==> flow/design.v <==
module ntt_16point(
    input wire clk,
    input wire rst,
    input wire start,
    input wire [111:0] data_in,
    output reg done,
    output reg [6:0] result_0,
    output reg [6:0] result_1,
    output reg [6:0] result_2,
    output reg [6:0] result_3,
    output reg [6:0] result_4,
    output reg [6:0] result_5,
    output reg [6:0] result_6,
    output reg [6:0] result_7,
    output reg [6:0] result_8,
    output reg [6:0] result_9,
    output reg [6:0] result_10,
    output reg [6:0] result_11,
    output reg [6:0] result_12,
    output reg [6:0] result_13,
    output reg [6:0] result_14,
    output reg [6:0] result_15
);
    localparam Q = 97;
    wire [6:0] omega [0:15];
    wire [6:0] input_data [0:15];
    reg [6:0] data [0:15];
    reg [3:0] stage;
    reg [4:0] i;
    reg computing;
    reg [3:0] m, k, j;
    reg [6:0] t, u, tw;
    reg [4:0] twiddle_idx;
    assign omega[0] = 1;
    assign omega[1] = 27;
    assign omega[2] = 50;
    assign omega[3] = 41;
    assign omega[4] = 96;
    assign omega[5] = 70;
    assign omega[6] = 47;
    assign omega[7] = 56;
    assign omega[8] = 1;
    assign omega[9] = 27;
    assign omega[10] = 50;
    assign omega[11] = 41;
    assign omega[12] = 96;
    assign omega[13] = 70;
    assign omega[14] = 47;
    assign omega[15] = 56;
    genvar gk;
    generate
        for (gk = 0; gk < 16; gk = gk + 1) begin : g_in
            assign input_data[gk] = data_in[7*gk +: 7];
        end
    endgenerate
    function [6:0] mod_mult;
        input [6:0] a;
        input [6:0] b;
        reg [13:0] temp;
        begin
            temp = a * b;
            mod_mult = temp % Q;
        end
    endfunction
    function [6:0] mod_add;
        input [6:0] a;
        input [6:0] b;
        reg [7:0] temp;
        begin
            temp = a + b;
            if (temp >= Q)
                mod_add = temp - Q;
            else
                mod_add = temp[6:0];
        end
    endfunction
    function [6:0] mod_sub;
        input [6:0] a;
        input [6:0] b;
        reg signed [7:0] temp;
        begin
            temp = a - b;
            if (temp < 0)
                mod_sub = temp + Q;
            else
                mod_sub = temp[6:0];
        end
    endfunction
    function [3:0] bit_reverse;
        input [3:0] idx;
        begin
            bit_reverse = {idx[0], idx[1], idx[2], idx[3]};
        end
    endfunction
    always @(posedge clk) begin
        if (rst) begin
            done <= 0;
            computing <= 0;
            stage <= 0;
            i <= 0;
        end else begin
            if (start && !computing) begin
                data[0] <= input_data[bit_reverse(0)];
                data[1] <= input_data[bit_reverse(1)];
                data[2] <= input_data[bit_reverse(2)];
                data[3] <= input_data[bit_reverse(3)];
                data[4] <= input_data[bit_reverse(4)];
                data[5] <= input_data[bit_reverse(5)];
                data[6] <= input_data[bit_reverse(6)];
                data[7] <= input_data[bit_reverse(7)];
                data[8] <= input_data[bit_reverse(8)];
                data[9] <= input_data[bit_reverse(9)];
                data[10] <= input_data[bit_reverse(10)];
                data[11] <= input_data[bit_reverse(11)];
                data[12] <= input_data[bit_reverse(12)];
                data[13] <= input_data[bit_reverse(13)];
                data[14] <= input_data[bit_reverse(14)];
                data[15] <= input_data[bit_reverse(15)];
                computing <= 1;
                done <= 0;
                stage <= 0;
                i <= 0;
            end else if (computing) begin
                if (stage < 4) begin
                    if (i < 16) begin
                        m = 1 << stage;   
                        k = i >> (stage + 1);   
                        j = i & ((1 << (stage + 1)) - 1);   
                        if (j < m) begin
                            twiddle_idx = (j << (4 - stage - 1)) & 15;
                            tw = omega[twiddle_idx];
                            t = mod_mult(tw, data[i + m]);
                            u = data[i];
                            data[i] <= mod_add(u, t);
                            data[i + m] <= mod_sub(u, t);
                        end
                        i <= i + 1;
                    end else begin
                        i <= 0;
                        stage <= stage + 1;
                    end
                end else begin
                    result_0 <= data[0];
                    result_1 <= data[1];
                    result_2 <= data[2];
                    result_3 <= data[3];
                    result_4 <= data[4];
                    result_5 <= data[5];
                    result_6 <= data[6];
                    result_7 <= data[7];
                    result_8 <= data[8];
                    result_9 <= data[9];
                    result_10 <= data[10];
                    result_11 <= data[11];
                    result_12 <= data[12];
                    result_13 <= data[13];
                    result_14 <= data[14];
                    result_15 <= data[15];
                    done <= 1;
                    computing <= 0;
                end
            end
        end
    end
endmodule
Reports on ntt_16point
What the tools print for ntt_16point, step after step.
Lines are those of the file above, counted from 1.
Cell names lack the library's common part.
{ "setup": {"design": "ntt_16point", "clock": "clk", "library": "sky130hd", "lib_corner": "tt_025C_1v80"} }

Elaborated design
Counts by Yosys on the flattened word-level netlist (proc, flatten, opt, wreduce; memories kept). Print and check cells are left out. Cells with the same type and inputs are merged into one.
Yosys's memory passes give these memory sizes; they may raise the number of words (mostly to a power of two), join words into wider ones and drop unused or constant bits.
{ "word_totals": {"ff_bits": 11, "mem_bits_rw": 112, "mem_count": 1, "out_inout_bits": 113, "wordCells": 140} }
{ "op_classes": {"addsub": 10, "multipliers": 1, "n_div": 1, "n_cmp": 5, "eq_ne": 15, "n_shift": 3, "n_mux": 79, "bitwise": 5, "n_reduce_logical": 16} }
{ "memory_table": {"columns": ["memory", "size", "word_bits", "line_no", "rtl"], "rows": [
  ["data", 16, 7, 27, "reg [6:0] data [0:15];"]
]} }
{ "op_table": {"columns": ["op", "count"], "rows": [
  ["7-bit two-way mux", 52],
  ["14-bit by 7-bit modulo with 32-bit output (second input constant)", 1],
  ["7-bit by 7-bit multiplier with 14-bit output", 1],
  ["7-bit parallel mux with 8-bit select", 1],
  ["4-bit two-way mux", 14],
  ["4-bit by 32-bit left shift with 4-bit output", 1],
  ["4-bit equality test (second input constant)", 8],
  ["2-bit OR reduction", 9],
  ["4-bit by 3-bit equality test with 1-bit output (second input constant)", 4],
  ["1-bit two-way mux", 11],
  ["4-bit by 2-bit equality test with 1-bit output (second input constant)", 2],
  ["7-bit by 7-bit adder with 8-bit output", 1],
  ["7-bit by 7-bit subtractor with 8-bit output", 1],
  ["8-bit by 1-bit < comparator with 1-bit output (second input constant)", 1],
  ["8-bit by 7-bit >= comparator with 1-bit output (second input constant)", 1],
  ["7-bit by 6-bit adder with 7-bit output (second input constant)", 1],
  ["7-bit subtractor (second input constant)", 1],
  ["5-bit by 2-bit subtractor with 6-bit output (second input constant)", 1],
  ["1-bit by 5-bit left shift with 4-bit output (first input constant)", 1],
  ["3-bit by 4-bit subtractor with 5-bit output (first input constant)", 1],
  ["4-bit by 1-bit adder with 5-bit output (second input constant)", 1],
  ["5-bit by 1-bit adder with 5-bit output (second input constant)", 1],
  ["5-bit < comparator (second input constant)", 1],
  ["5-bit two-way mux", 1],
  ["1-bit inverter", 4],
  ["2-bit by 4-bit left shift with 4-bit output (first input constant)", 1],
  ["2-bit AND reduction", 2],
  ["4-bit by 1-bit subtractor with 4-bit output (second input constant)", 1]
]} }
Not listed: further kinds 10, cells in them 10.

Logic depth
Depth = most cells in a row (Yosys ltp): at word level without a register or memory, in the mapped netlist without a sequential cell, where the memories' decode and read muxes count.
{ "logic_depth": {"ltp_word": 25, "ABC_AREA": 0, "depth_mapped": 78, "mapped_depth_nobuf": 72} }

After synthesis
Yosys stat after the flow's synthesis: flattened, memories mapped to cells. It holds for the ABC_AREA given above (unset counts as 0); a run with the other value may have another netlist.
Totals and module areas in this step are rounded.
{ "types": {"columns": ["cell_type", "count"], "rows": [
  ["edfxtp_1", 224],
  ["mux4_2", 63],
  ["nand2_1", 248],
  ["ha_1", 70],
  ["o21ai_0", 115],
  ["fa_1", 27],
  ["nor2_1", 122],
  ["o211ai_1", 52],
  ["xnor2_1", 44],
  ["a21oi_1", 69],
  ["nand3_1", 66],
  ["mux2i_1", 31],
  ["dfxtp_1", 15],
  ["a31oi_1", 45],
  ["clkbuf_1", 67],
  ["and2_1", 31],
  ["inv_1", 51],
  ["nor2b_1", 27]
]} }
Not listed: further types 74, cells in them 286.
{ "mapped": {"stdcells": 1653, "mapped_area_um2": 16920, "seqArea_um2": 7027, "flip_flops": 239, "buffers": 83} }

Timing after synthesis
OpenSTA on the mapped netlist: ideal clock, no wires. The path of least setup slack (recovery checks aside). Input and output delay are each 20% of the period. Register names are those of the netlist, which keeps one name where synthesis merged equal registers.
{ "synth_path": {"path_type": "register to register", "start": "register stage[2]", "end": "memory data[2][6]", "tclk_ns": 16.0, "setup_time_ns": 0.268, "arrival_ns": 16.409, "required_time_ns": 15.732, "slack_ns": -0.677, "delay_ns": 16.677, "path_stages": 71, "path_buffers": 8, "period_less_setup_slack_ns": 16.677} }
"delay_ns" is the arrival time less input delay plus setup time.
"path_stages": output pins that drive a net of the path, with the launching flip-flop's if there is one; two outputs of one cell count as two.
"period_less_setup_slack_ns" = period - worst setup slack (recovery checks aside). The figure is calculated, with input and output delays left at 20% of the set period.
The rows between start and end are the longest chain of elaborated cells between them; the timing report does not say that the signal goes this way. Where chains are equally long, one stands for them.
A line is the first line of the expression or statement that the cell stems from. Yosys adds cells for indexed reads and writes and turns some case tables into memories.
At most two assigning lines are given for a register; there are more.
{ "synth_via": {"cell_sequence": "dfxtp_1 clkbuf_1 or2_2 nor3_1 ha_1 clkbuf_1 buf_1 clkbuf_1 mux4_2 mux2i_1 a21oi_1 nand2_1 fa_1 fa_1 inv_1 fa_1 fa_1 ha_1 [35 not listed] nor2_2 mux2_1 fa_1 nor2_1 nor2_1 nor2_1 nor2_1 xnor2_1 nand2_1 o31ai_1 mux2i_1 a21oi_1 nor2_1 xnor2_1 clkbuf_1 nand2_1 o211ai_1 o21ai_0", "elab_chain_cells": 25} }
{ "synth_lines": {"columns": ["item", "line_no", "rtl"], "rows": [
  ["start, declared", 28, "reg [3:0] stage;"],
  ["start, assigned", 99, "stage <= 0;"],
  ["start, assigned", 140, "stage <= stage + 1;"],
  ["4-bit by 1-bit adder with 5-bit output", 128, "j = i & ((1 << (stage + 1)) - 1);"],
  ["1-bit by 5-bit left shift with 4-bit output", 128, null],
  ["4-bit by 1-bit subtractor with 4-bit output", 128, null],
  ["4-bit AND", 128, null],
  ["4-bit by 32-bit left shift with 4-bit output", 130, "twiddle_idx = (j << (4 - stage - 1)) & 15;"],
  ["4-bit equality test", 131, "tw = omega[twiddle_idx];"],
  ["2-bit OR reduction", null, null],
  ["[11 not listed]", null, null],
  ["7-bit two-way mux", 71, "if (temp >= Q)"],
  ["7-bit two-way mux", 129, "if (j < m) begin"],
  ["7-bit two-way mux", 125, "if (i < 16) begin"],
  ["7-bit two-way mux", 124, "if (stage < 4) begin"],
  ["7-bit two-way mux", 123, "end else if (computing) begin"],
  ["7-bit two-way mux", 102, "if (start && !computing) begin"],
  ["7-bit two-way mux", 96, "if (rst) begin"],
  ["end, declared", 27, "reg [6:0] data [0:15];"]
]} }

Timing after layout
Path of least setup slack in the final report of run 1 (OpenROAD, finished layout, wires in). Where an end is a register, its clock arrival counts in the times.
{ "layout_path": {"path_type": "register to register", "start": "register stage[2]", "end": "memory data[7][4]", "tclk_ns": 16.0, "setup_time_ns": 0.27, "arrival_ns": 16.09, "required_time_ns": 16.29, "slack_ns": 0.20, "path_stages": 76, "path_buffers": 7} }
The rows between start and end are the longest chain of elaborated cells between them; the timing report does not say that the signal goes this way. Where chains are equally long, one stands for them.
At most two assigning lines are given for a register; there are more.
{ "layout_via": {"cell_sequence": "dfxtp_4 or2_4 nor3_4 ha_4 fa_2 buf_12 buf_4 mux4_2 nor2b_1 a211oi_2 a21oi_4 and2_1 fa_1 ha_1 inv_1 fa_1 inv_1 fa_1 [40 not listed] fa_2 nor2_1 nor2_1 nor2_1 nor2_2 o21bai_1 a21oi_2 xnor2_2 o31ai_2 o31ai_1 a21oi_2 nor3b_2 xor2_1 buf_4 buf_12 nor2_1 a21oi_1 mux2i_1", "elab_chain_cells": 25} }
{ "layout_lines": {"columns": ["item", "line_no", "rtl"], "rows": [
  ["start, declared", 28, "reg [3:0] stage;"],
  ["start, assigned", 99, "stage <= 0;"],
  ["start, assigned", 140, "stage <= stage + 1;"],
  ["4-bit by 1-bit adder with 5-bit output", 128, "j = i & ((1 << (stage + 1)) - 1);"],
  ["1-bit by 5-bit left shift with 4-bit output", 128, null],
  ["4-bit by 1-bit subtractor with 4-bit output", 128, null],
  ["4-bit AND", 128, null],
  ["4-bit by 32-bit left shift with 4-bit output", 130, "twiddle_idx = (j << (4 - stage - 1)) & 15;"],
  ["4-bit equality test", 131, "tw = omega[twiddle_idx];"],
  ["2-bit OR reduction", null, null],
  ["[11 not listed]", null, null],
  ["7-bit two-way mux", 71, "if (temp >= Q)"],
  ["7-bit two-way mux", 129, "if (j < m) begin"],
  ["7-bit two-way mux", 125, "if (i < 16) begin"],
  ["7-bit two-way mux", 124, "if (stage < 4) begin"],
  ["7-bit two-way mux", 123, "end else if (computing) begin"],
  ["7-bit two-way mux", 102, "if (start && !computing) begin"],
  ["7-bit two-way mux", 96, "if (rst) begin"],
  ["end, declared", 27, "reg [6:0] data [0:15];"]
]} }

Below are 3 stored runs of the flow (Yosys, OpenROAD; platform sky130hd) on ntt_16point, each with its settings and what was measured, unordered. Constraints: input delay and output delay 20% of the set period each, output load 0.01 pF.
"period reached" = clock period - worst setup slack. The figure is calculated, with input and output delays left at 20% of the set period.
By "time of the worst setup path" is meant the share of the clock period that the worst setup path is allowed (20% is reserved at inputs, 20% at outputs), minus its slack. Clock arrival times at its registers enter into it.
By "total power after layout" is meant OpenSTA's value without simulated activity: inputs other than the clock are taken to toggle once in ten clock periods, and the tool carries that through the logic.
Values from the reports are rounded here.

==> run 1: settings <==
{ "CAP_MARGIN": 40, "GPL_ROUTABILITY_DRIVEN": 0, "period_ns": 16.0, "CORE_MARGIN": 2, "CORE_UTILIZATION": 40, "SLEW_MARGIN": 20 }
==> run 1: results <==
worst setup slack after layout: 0.201 ns
total power after layout: 2.834 mW
std-cell area (final layout): 22160 um2
time of the worst setup path: 15.80 ns
worst path kind: register to register
period reached: 15.799 ns
Yosys chip area after synthesis: 16920 um2
post-route worst hold slack: 0.472 ns
area of the die: 43960 um2

==> run 2: settings <==
{ "ABC_AREA": 0, "CELL_PAD_IN_SITES_GLOBAL_PLACEMENT": 2, "CORE_UTILIZATION": 61, "CTS_CLUSTER_DIAMETER": 286, "CTS_CLUSTER_SIZE": 65, "GPL_TIMING_DRIVEN": 0, "MAX_ROUTING_LAYER": "met4", "MIN_ROUTING_LAYER": "met2", "PLACE_DENSITY_LB_ADDON": 0.3, "SLEW_MARGIN": 20, "period_ns": 11.0, "CAP_MARGIN": 20, "CORE_MARGIN": 2 }
==> run 2: results <==
no results, placement failed with FLW-0024

==> run 3: settings <==
{ "CORE_UTILIZATION": 54, "period_ns": 15.7, "CAP_MARGIN": 20, "CORE_MARGIN": 2, "SLEW_MARGIN": 20 }
==> run 3: results <==
worst setup slack after layout: 0.232 ns
total power after layout: 2.816 mW
std-cell area (final layout): 22490 um2
time of the worst setup path: 15.47 ns
worst path kind: register to register
period reached: 15.468 ns
Yosys chip area after synthesis: 16920 um2
post-route worst hold slack: 0.449 ns
area of the die: 32760 um2
